==> flow/design.v <==
module add_op(input [31:0] A, input [31:0] B, output [31:0] result);
    assign result = A + B;
endmodule
module sub_op(input [31:0] A, input [31:0] B, output [31:0] result);
    assign result = A - B;
endmodule
module and_op(input [31:0] A, input [31:0] B, output [31:0] result);
    assign result = A & B;
endmodule
module or_op(input [31:0] A, input [31:0] B, output [31:0] result);
    assign result = A | B;
endmodule
module xor_op(input [31:0] A, input [31:0] B, output [31:0] result);
    assign result = A ^ B;
endmodule
module nor_op(input [31:0] A, input [31:0] B, output [31:0] result);
    assign result = ~(A | B);
endmodule
module not_op(input [31:0] A, output [31:0] result);
    assign result = ~A;
endmodule
module sll_op(input [31:0] A, input [31:0] B, output [31:0] result);
    assign result = A << B;
endmodule
module srl_op(input [31:0] A, input [31:0] B, output [31:0] result);
    assign result = A >> B;
endmodule
module sra_op(input [31:0] A, input [31:0] B, output [31:0] result);
    assign result = A >> B;
endmodule
module inc_op(input [31:0] A, output [31:0] result);
    assign result = A + 4;
endmodule
module dec_op(input [31:0] A, output [31:0] result);
    assign result = A - 4;
endmodule
module slt_op(input [31:0] A, input [31:0] B, output [31:0] result);
    assign result = (A < B) ? 32'b1 : 32'b0;
endmodule
module sgt_op(input [31:0] A, input [31:0] B, output [31:0] result);
    assign result = (A > B) ? 32'b1 : 32'b0;
endmodule
module lui_op(input [31:0] B, output [31:0] result);
    assign result = {B[15:0], 16'b0};
endmodule
module alu(
    input [31:0] A,
    input [31:0] B,
    input [3:0] opcode,
    output [31:0] result
);
    wire [31:0] add_result;
    wire [31:0] sub_result;
    wire [31:0] and_result;
    wire [31:0] or_result;
    wire [31:0] xor_result;
    wire [31:0] nor_result;
    wire [31:0] not_result;
    wire [31:0] sll_result;
    wire [31:0] srl_result;
    wire [31:0] sra_result;
    wire [31:0] inc_result;
    wire [31:0] dec_result;
    wire [31:0] slt_result;
    wire [31:0] sgt_result;
    wire [31:0] lui_result;
    add_op add(A, B, add_result);
    sub_op sub(A, B, sub_result);
    and_op and_gate(A, B, and_result);
    or_op or_gate(A, B, or_result);
    xor_op xor_gate(A, B, xor_result);
    nor_op nor_gate(A, B, nor_result);
    not_op not_gate(A, not_result);
    sll_op sll(A, B,sll_result);
    srl_op srl(A, B,srl_result);
    sra_op sra(A, B,sra_result);
    inc_op inc(A,  inc_result);
    dec_op dec(A, dec_result);
    slt_op slt(A, B, slt_result);
    sgt_op sgt(A, B, sgt_result);
    lui_op lui(B, lui_result);
    assign result = (opcode == 4'b0000) ? add_result : 
                    (opcode == 4'b0001) ? sub_result :
                    (opcode == 4'b0010) ? and_result :
                    (opcode == 4'b0011) ? or_result :
                    (opcode == 4'b0100) ? xor_result :
                    (opcode == 4'b0101) ? nor_result :
                    (opcode == 4'b0110) ? not_result :
                    (opcode == 4'b0111) ? sll_result :
                    (opcode == 4'b1000) ? srl_result :
                    (opcode == 4'b1001) ? sra_result :
                    (opcode == 4'b1010) ? inc_result :
                    (opcode == 4'b1011) ? dec_result :
                    (opcode == 4'b1100) ? slt_result :
                    (opcode == 4'b1101) ? sgt_result :
                    (opcode == 4'b1110) ? lui_result : 32'b0;
endmodule
module register_bank(
    input clk,
    input rst,
    input [3:0] read_reg1,
    input [3:0] read_reg2,
    input [3:0] write_reg,
    input [31:0] write_data,
    input write_enable,
    output reg [31:0] data_out1,
    output reg [31:0] data_out2,
    output [15:0] output_display
);
    reg [31:0] registers [15:0];  
    reg [15:0] out_display_reg;
    integer i;
    always @(posedge clk or posedge rst) begin
        if (rst) begin
            for (i = 0; i < 16; i = i + 1)
                registers[i] <= (i == 0 || i == 15) ? 32'd0 : i * 10;
        end else if (write_enable) begin
            registers[write_reg] <= write_data;  
        end
    end
    always @(*) begin
        data_out1 = registers[read_reg1];
        data_out2 = registers[read_reg2];
    end
    always @(posedge clk) begin
        out_display_reg <= registers[write_reg][15:0];  
    end
    assign output_display = out_display_reg;
endmodule
module top_processor(
    input clk,
    input rst,
    input [3:0] rx,      
    input [3:0] ry,      
    input [3:0] rz,      
    input [3:0] op,      
    input write_en,      
    output [31:0] result_out   
);
    wire [31:0] operand1;
    wire [31:0] operand2;
    wire [31:0] alu_result;
    reg [31:0] result_reg;
    always @(posedge clk or posedge rst) begin
        if (rst)
            result_reg <= 32'b0;
        else
            result_reg <= alu_result;
    end
    register_bank reg_bank(
        .clk(clk),
        .rst(rst),
        .read_reg1(ry),
        .read_reg2(rz),
        .write_reg(rx),
        .write_data(alu_result),
        .write_enable(write_en),
        .data_out1(operand1),
        .data_out2(operand2),
        .output_display()
    );
    alu alu_unit(
        .A(operand1),
        .B(operand2),
        .opcode(op),
        .result(alu_result)
    );
    assign result_out = result_reg;
endmodule
; ---- Tool chain data of top_processor
; The steps from the RTL of top_processor to its reports follow in flow order.
; Lines are those of the file above, counted from 1.
; Operators carry their Yosys type and port widths (W data, S select, Z words).
; Not given: n/a
[inputs]
top_module = top_processor
clock_port = clk
cell_library = sky130hd
corner = tt_025C_1v80

; ---- Elaborated design
; Yosys after proc, flatten, opt, wreduce and memory -nomap, before mapping. Print and check cells are not counted. Equal cells are merged and count once.
[bits]
input_bits = 19
ff_bits = 544
out_inout_bits = 32
[classes]
cmp = 2
n_mux = 19
n_eq = 59
reduce_and_logical = 20
shifts = 2
addsub = 4
bitwise = 5
[ops]
columns = cell, count
row1 = $pmux W32 S16, 2
row2 = $mux W32, 15
row3 = $eq A4 B4 Y1 const B, 31
row4 = $not A32 Y32, 2
row5 = $eq A4 B3 Y1 const B, 16
row6 = $reduce_and A2 Y1, 16
row7 = $add A32 B3 Y32 const B, 1
row8 = $sub A32 B3 Y32 const B, 1
row9 = $add A32 B32 Y32, 1
row10 = $sub A32 B32 Y32, 1
row11 = $gt A32 B32 Y1, 1
row12 = $lt A32 B32 Y1, 1
row13 = $and A32 B32 Y32, 1
row14 = $or A32 B32 Y32, 1
row15 = $xor A32 B32 Y32, 1
row16 = $shl A32 B32 Y32, 1
row17 = $shr A32 B32 Y32, 1
row18 = $eq A4 B2 Y1 const B, 8
row19 = $eq A4 B1 Y1 const B, 4
row20 = $logic_not A4 Y1, 4
row21 = $mux W1, 2

; ---- Logic depth
; Depth = most cells in a row (Yosys ltp): at word level without a register or memory, in the mapped netlist without a sequential cell, where the memories' decode and read muxes count.
[logic_depth]
ltp_word = 18
abc_area = 0
mapped_depth = 29
ltp_nobuf = 19

; ---- Synthesis result
; Yosys stat after the flow's synthesis: flattened, memories mapped to cells. It holds for the ABC_AREA given above (unset counts as 0); a run with the other value may have another netlist.
; Totals and module areas in this step are rounded.
[mapped]
ff_cells = 544
buffers = 458
mapped_area_um2 = 41790
seqArea_um2 = 13670
mapped_cells = 4842
[types]
columns = cell_type, count, area_total_um2
row1 = sky130_fd_sc_hd__dfrtp_1, 501, 1.25E+04
row2 = sky130_fd_sc_hd__mux2_2, 293, 3.3E+03
row3 = sky130_fd_sc_hd__mux2i_1, 169, 1.69E+03
row4 = sky130_fd_sc_hd__o21ai_0, 338, 1.69E+03
row5 = sky130_fd_sc_hd__nand2_1, 448, 1.68E+03
row6 = sky130_fd_sc_hd__a21oi_1, 314, 1.57E+03
row7 = sky130_fd_sc_hd__nor2_1, 391, 1.47E+03
row8 = sky130_fd_sc_hd__dfstp_2, 43, 1.13E+03
row9 = sky130_fd_sc_hd__ha_1, 90, 1126.08
row10 = sky130_fd_sc_hd__a22oi_1, 115, 863.328
row11 = sky130_fd_sc_hd__clkbuf_1, 211, 792.01
row12 = sky130_fd_sc_hd__nand3_1, 126, 630.605
row13 = sky130_fd_sc_hd__nand3b_1, 77, 578.054
row14 = sky130_fd_sc_hd__a31oi_1, 89, 556.784
row15 = sky130_fd_sc_hd__nor3_1, 104, 520.499
row16 = sky130_fd_sc_hd__buf_2, 102, 510.49
row17 = sky130_fd_sc_hd__buf_4, 66, 495.475
row18 = sky130_fd_sc_hd__a22o_1, 55, 481.712
; Other cell types: 101; their cells: 1310.
; By module: a second synthesis without flattening, with its own total; a netlist apart from the flattened one above.
[unflattened]
hier_cells = 5315
area_unflattened_um2 = 49490
; Rows give one instance, submodules left out.
[by_module]
columns = mod, mod_area_um2, instances, mod_seq_area_um2, n_cells
row1 = register_bank, 29770, 1, 13190, 2722
row2 = alu, 4841, 1, 0.0, 715
row3 = sll_op, 2079, 1, 0.0, 239
row4 = sra_op, 1964, 1, 0.0, 224
row5 = srl_op, 1964, 1, 0.0, 224
row6 = sub_op, 1848, 1, 0.0, 264
row7 = add_op, 1794, 1, 0.0, 250
row8 = sgt_op, 1042, 1, 0.0, 144
row9 = slt_op, 1013, 1, 0.0, 140
row10 = top_processor, 804.5, 1, 800.8, 33
row11 = dec_op, 623.1, 1, 0.0, 84
row12 = inc_op, 580.6, 1, 0.0, 83
row13 = xor_op, 280.3, 1, 0.0, 32
row14 = lui_op, 244.0, 1, 0.0, 33
; Modules not listed: 4.

; ---- Timing after synthesis
; Source: OpenSTA report_checks on the synthesized netlist (no wires, ideal clock, input and output delay 20% of the period each), path of least setup slack; recovery checks are left aside. Register names are those of the netlist, which keeps one name where synthesis merged equal registers.
[synth_timing]
path_kind = input -> register
startpoint = input port ry[0]
endpoint = register reg_bank.registers[0][0]
path_delay_ns = 5.440
path_stages = 24
required_time_ns = 7.867
input_delay_ns = 1.600
t_first_pin_ns = 1.600
setup_time_ns = 0.133
period_ns = 8.0
arrival_ns = 6.907
path_slack_ns = 0.960
period_less_setup_slack_ns = 7.04
; "path_delay_ns" is the arrival time less input delay plus setup time.
; "path_stages" counts driving pins, that of a launching flip-flop among them; a cell with two outputs on the path counts twice.
; "period_less_setup_slack_ns" is the clock period less the worst setup slack; recovery checks do not enter. This is arithmetic on one report: input and output delays are still those of the set period (20% each).
; Between the ends stands the longest chain of elaborated cells between them, by number of cells; it is not shown to be the way that was timed. Of several equally long chains one is given.
; A line is the first line of the expression or statement that the cell stems from. Yosys adds cells for indexed reads and writes and turns some case tables into memories.
[synth_between]
path_cell_list = sky130_fd_sc_hd__buf_6 -> sky130_fd_sc_hd__buf_6 -> sky130_fd_sc_hd__buf_6 -> sky130_fd_sc_hd__nor2b_1 -> sky130_fd_sc_hd__buf_2 -> sky130_fd_sc_hd__a22oi_1 -> sky130_fd_sc_hd__o211ai_1 -> sky130_fd_sc_hd__or4_1 -> sky130_fd_sc_hd__and2_1 -> sky130_fd_sc_hd__clkbuf_1 -> sky130_fd_sc_hd__ha_1 -> sky130_fd_sc_hd__clkbuf_1 -> sky130_fd_sc_hd__or3_1 -> sky130_fd_sc_hd__or4_1 -> sky130_fd_sc_hd__or3_1 -> sky130_fd_sc_hd__nor4_1 -> sky130_fd_sc_hd__o21ai_1 -> sky130_fd_sc_hd__a31oi_1 -> sky130_fd_sc_hd__nor2_2 -> sky130_fd_sc_hd__o21ai_1 -> sky130_fd_sc_hd__mux2_2 -> sky130_fd_sc_hd__a311oi_2 -> sky130_fd_sc_hd__buf_2 -> sky130_fd_sc_hd__a21oi_1
elab_chain_len = 18
cells_between = 46
classes_between = 4 x add/sub; 2 x compare; 15 x eq/ne; 2 x shift; 17 x mux; 5 x logic; 1 x reduce/logical
[synth_rtl]
columns = item, line_no
row1 = start: declaration, 134  ; input [3:0] ry,
row2 = $eq A4 B4 Y1, 122  ; data_out1 = registers[read_reg1];
row3 = $pmux W32 S16, 122
row4 = $gt A32 B32 Y1, 41  ; assign result = (A > B) ? 32'b1 : 32'b0;
row5 = $mux W1, 41
row6 = $mux W32, 95  ; (opcode == 4'b1101) ? sgt_result :
row7 = $mux W32, 94  ; (opcode == 4'b1100) ? slt_result :
row8 = $mux W32, 93  ; (opcode == 4'b1011) ? dec_result :
row9 = [... 4 more ...], n/a
row10 = $mux W32, 88  ; (opcode == 4'b0110) ? not_result :
row11 = $mux W32, 87  ; (opcode == 4'b0101) ? nor_result :
row12 = $mux W32, 86  ; (opcode == 4'b0100) ? xor_result :
row13 = $mux W32, 85  ; (opcode == 4'b0011) ? or_result :
row14 = $mux W32, 84  ; (opcode == 4'b0010) ? and_result :
row15 = $mux W32, 83  ; (opcode == 4'b0001) ? sub_result :
row16 = $mux W32, 82  ; assign result = (opcode == 4'b0000) ? add_result :
row17 = end: assignment, 116  ; registers[i] <= (i == 0 || i == 15) ? 32'd0 : i * 10;
row18 = end: assignment, 118  ; registers[write_reg] <= write_data;
row19 = end: declaration, 110  ; reg [31:0] registers [15:0];

; ---- Worst path after layout
; From the final timing report of run 2: the path of least setup slack in the routed layout; clock arrival at registers is part of the times.
[layout_timing]
path_kind = input -> register
startpoint = input port rz[1]
endpoint = register reg_bank.registers[3][29]
input_delay_ns = 1.59
path_slack_ns = 0.45
setup_time_ns = 0.17
path_stages = 17
required_time_ns = 8.46
arrival_ns = 8.01
period_ns = 7.97
t_first_pin_ns = 1.59
; Between the ends stands the longest chain of elaborated cells between them, by number of cells; it is not shown to be the way that was timed. Of several equally long chains one is given.
[layout_between]
path_cell_list = sky130_fd_sc_hd__buf_4 -> sky130_fd_sc_hd__buf_12 -> sky130_fd_sc_hd__and2_1 -> sky130_fd_sc_hd__and3_1 -> sky130_fd_sc_hd__a211o_1 -> sky130_fd_sc_hd__o32ai_4 -> sky130_fd_sc_hd__inv_2 -> sky130_fd_sc_hd__buf_4 -> sky130_fd_sc_hd__a21oi_1 -> sky130_fd_sc_hd__o311ai_0 -> sky130_fd_sc_hd__nand4_1 -> sky130_fd_sc_hd__a31oi_1 -> sky130_fd_sc_hd__o41ai_2 -> sky130_fd_sc_hd__o211ai_1 -> sky130_fd_sc_hd__o22ai_2 -> sky130_fd_sc_hd__buf_12 -> sky130_fd_sc_hd__o21ai_0
elab_chain_len = 17
cells_between = 40
classes_between = 2 x add/sub; 15 x eq/ne; 2 x shift; 16 x mux; 4 x logic; 1 x reduce/logical
[layout_rtl]
columns = item, line_no
row1 = start: declaration, 135  ; input [3:0] rz,
row2 = $eq A4 B4 Y1, 123  ; data_out2 = registers[read_reg2];
row3 = $pmux W32 S16, 123
row4 = $mux W32, 96  ; (opcode == 4'b1110) ? lui_result : 32'b0;
row5 = $mux W32, 95  ; (opcode == 4'b1101) ? sgt_result :
row6 = $mux W32, 94  ; (opcode == 4'b1100) ? slt_result :
row7 = $mux W32, 93  ; (opcode == 4'b1011) ? dec_result :
row8 = $mux W32, 92  ; (opcode == 4'b1010) ? inc_result :
row9 = [... 3 more ...], n/a
row10 = $mux W32, 88  ; (opcode == 4'b0110) ? not_result :
row11 = $mux W32, 87  ; (opcode == 4'b0101) ? nor_result :
row12 = $mux W32, 86  ; (opcode == 4'b0100) ? xor_result :
row13 = $mux W32, 85  ; (opcode == 4'b0011) ? or_result :
row14 = $mux W32, 84  ; (opcode == 4'b0010) ? and_result :
row15 = $mux W32, 83  ; (opcode == 4'b0001) ? sub_result :
row16 = $mux W32, 82  ; assign result = (opcode == 4'b0000) ? add_result :
row17 = end: assignment, 116  ; registers[i] <= (i == 0 || i == 15) ? 32'd0 : i * 10;
row18 = end: assignment, 118  ; registers[write_reg] <= write_data;
row19 = end: declaration, 110  ; reg [31:0] registers [15:0];

Subject: top_processor on sky130hd, stored results

Hello all,

Flow measurements of top_processor on sky130hd: 4 stored runs with different settings, listed in no order. Input and output delays are each 20% of the period that was set; the output load is 0.01 pF.
By "timing.worst_path_ns" is meant the share of the clock period that the worst setup path is allowed (20% is reserved at inputs, 20% at outputs), minus its slack. Clock arrival times at its registers enter into it.
"fin_power_uw" rests on the timing tool's default activity at the inputs, not on a simulated workload.
Results are given in rounded form.

# run 1
==> flow/run.sh <==
#!/bin/bash
# the make line also repeats the synthesis and layout settings of config.mk as NAME=value (left out here)
make -C /OpenROAD-flow-scripts/flow DESIGN_CONFIG=/design/flow/config.mk WORK_HOME=/design/flow/orfs CLKGATE_MAP_FILE= finish
==> flow/config.mk <==
export PLATFORM = sky130hd
export DESIGN_NAME = top_processor
export DESIGN_NICKNAME = top_processor
export VERILOG_FILES = /design/flow/design.v
export SDC_FILE = /design/flow/constraint.sdc
export NUM_CORES = 4
export LEC_CHECK = 0
export ABC_AREA = 1
export CAP_MARGIN = 30
export CELL_PAD_IN_SITES_DETAIL_PLACEMENT = 0
export CELL_PAD_IN_SITES_GLOBAL_PLACEMENT = 2
export CORE_MARGIN = 2
export CORE_UTILIZATION = 64
export CTS_CLUSTER_DIAMETER = 57
export CTS_CLUSTER_SIZE = 95
export GPL_TIMING_DRIVEN = 0
export HOLD_SLACK_MARGIN = 0.05
export MIN_ROUTING_LAYER = met2
export PLACE_DENSITY_LB_ADDON = 0.14
export SLEW_MARGIN = 25
export TNS_END_PERCENT = 90
==> flow/constraint.sdc <==
create_clock -name core_clock -period 8.0 [get_ports {clk}]
set_input_delay 1.6000 -clock core_clock [delete_from_list [all_inputs] [get_ports {clk}]]
set_output_delay 1.6000 -clock core_clock [all_outputs]
set_load 0.01 [all_outputs]

==> run 1: results <==
outcome="no final report: placement broke off with FLW-0024"

# run 2
==> flow/run.sh <==
#!/bin/bash
# the make line also repeats the synthesis and layout settings of config.mk as NAME=value (left out here)
make -C /OpenROAD-flow-scripts/flow DESIGN_CONFIG=/design/flow/config.mk WORK_HOME=/design/flow/orfs CLKGATE_MAP_FILE= finish
==> flow/config.mk <==
export PLATFORM = sky130hd
export DESIGN_NAME = top_processor
export DESIGN_NICKNAME = top_processor
export VERILOG_FILES = /design/flow/design.v
export SDC_FILE = /design/flow/constraint.sdc
export NUM_CORES = 4
export LEC_CHECK = 0
export CAP_MARGIN = 20
export CORE_MARGIN = 2
export CORE_UTILIZATION = 28
export SLEW_MARGIN = 20
==> flow/constraint.sdc <==
create_clock -name core_clock -period 7.97 [get_ports {clk}]
set_input_delay 1.5940 -clock core_clock [delete_from_list [all_inputs] [get_ports {clk}]]
set_output_delay 1.5940 -clock core_clock [all_outputs]
set_load 0.01 [all_outputs]

==> run 2: results <==
synthesis_area_um2=41790
total_die_area_um2=152300
utilization_frac=0.325
ws_setup_ns=0.453
fin_power_uw=16850
timing.worst_path_ns=5.92
critical_path_kind="input -> register"

# run 3
==> flow/run.sh <==
#!/bin/bash
# the make line also repeats the synthesis and layout settings of config.mk as NAME=value (left out here)
make -C /OpenROAD-flow-scripts/flow DESIGN_CONFIG=/design/flow/config.mk WORK_HOME=/design/flow/orfs CLKGATE_MAP_FILE= finish
==> flow/config.mk <==
export PLATFORM = sky130hd
export DESIGN_NAME = top_processor
export DESIGN_NICKNAME = top_processor
export VERILOG_FILES = /design/flow/design.v
export SDC_FILE = /design/flow/constraint.sdc
export NUM_CORES = 4
export LEC_CHECK = 0
export CAP_MARGIN = 20
export CORE_MARGIN = 2
export CORE_UTILIZATION = 40
export SLEW_MARGIN = 20
==> flow/constraint.sdc <==
create_clock -name core_clock -period 6.52 [get_ports {clk}]
set_input_delay 1.3040 -clock core_clock [delete_from_list [all_inputs] [get_ports {clk}]]
set_output_delay 1.3040 -clock core_clock [all_outputs]
set_load 0.01 [all_outputs]

==> run 3: results <==
synthesis_area_um2=41790
total_die_area_um2=107100
utilization_frac=0.503
ws_setup_ns=0.097
fin_power_uw=22250
timing.worst_path_ns=5.12
critical_path_kind="input -> register"

# run 4
==> flow/run.sh <==
#!/bin/bash
# the make line also repeats the synthesis and layout settings of config.mk as NAME=value (left out here)
make -C /OpenROAD-flow-scripts/flow DESIGN_CONFIG=/design/flow/config.mk WORK_HOME=/design/flow/orfs CLKGATE_MAP_FILE= finish
==> flow/config.mk <==
export PLATFORM = sky130hd
export DESIGN_NAME = top_processor
export DESIGN_NICKNAME = top_processor
export VERILOG_FILES = /design/flow/design.v
export SDC_FILE = /design/flow/constraint.sdc
export NUM_CORES = 4
export LEC_CHECK = 0
export ABC_AREA = 0
export CAP_MARGIN = 20
export CELL_PAD_IN_SITES_DETAIL_PLACEMENT = 1
export CELL_PAD_IN_SITES_GLOBAL_PLACEMENT = 0
export CORE_ASPECT_RATIO = 0.82
export CORE_MARGIN = 6
export CORE_UTILIZATION = 37
export CTS_CLUSTER_DIAMETER = 159
export GPL_ROUTABILITY_DRIVEN = 0
export MAX_ROUTING_LAYER = met4
export MIN_ROUTING_LAYER = met2
export PLACE_DENSITY = 0.82
export SLEW_MARGIN = 15
==> flow/constraint.sdc <==
create_clock -name core_clock -period 11.0 [get_ports {clk}]
set_input_delay 2.2000 -clock core_clock [delete_from_list [all_inputs] [get_ports {clk}]]
set_output_delay 2.2000 -clock core_clock [all_outputs]
set_load 0.01 [all_outputs]

==> run 4: results <==
outcome="no final report: routing broke off with GRT-0116"

Thanks
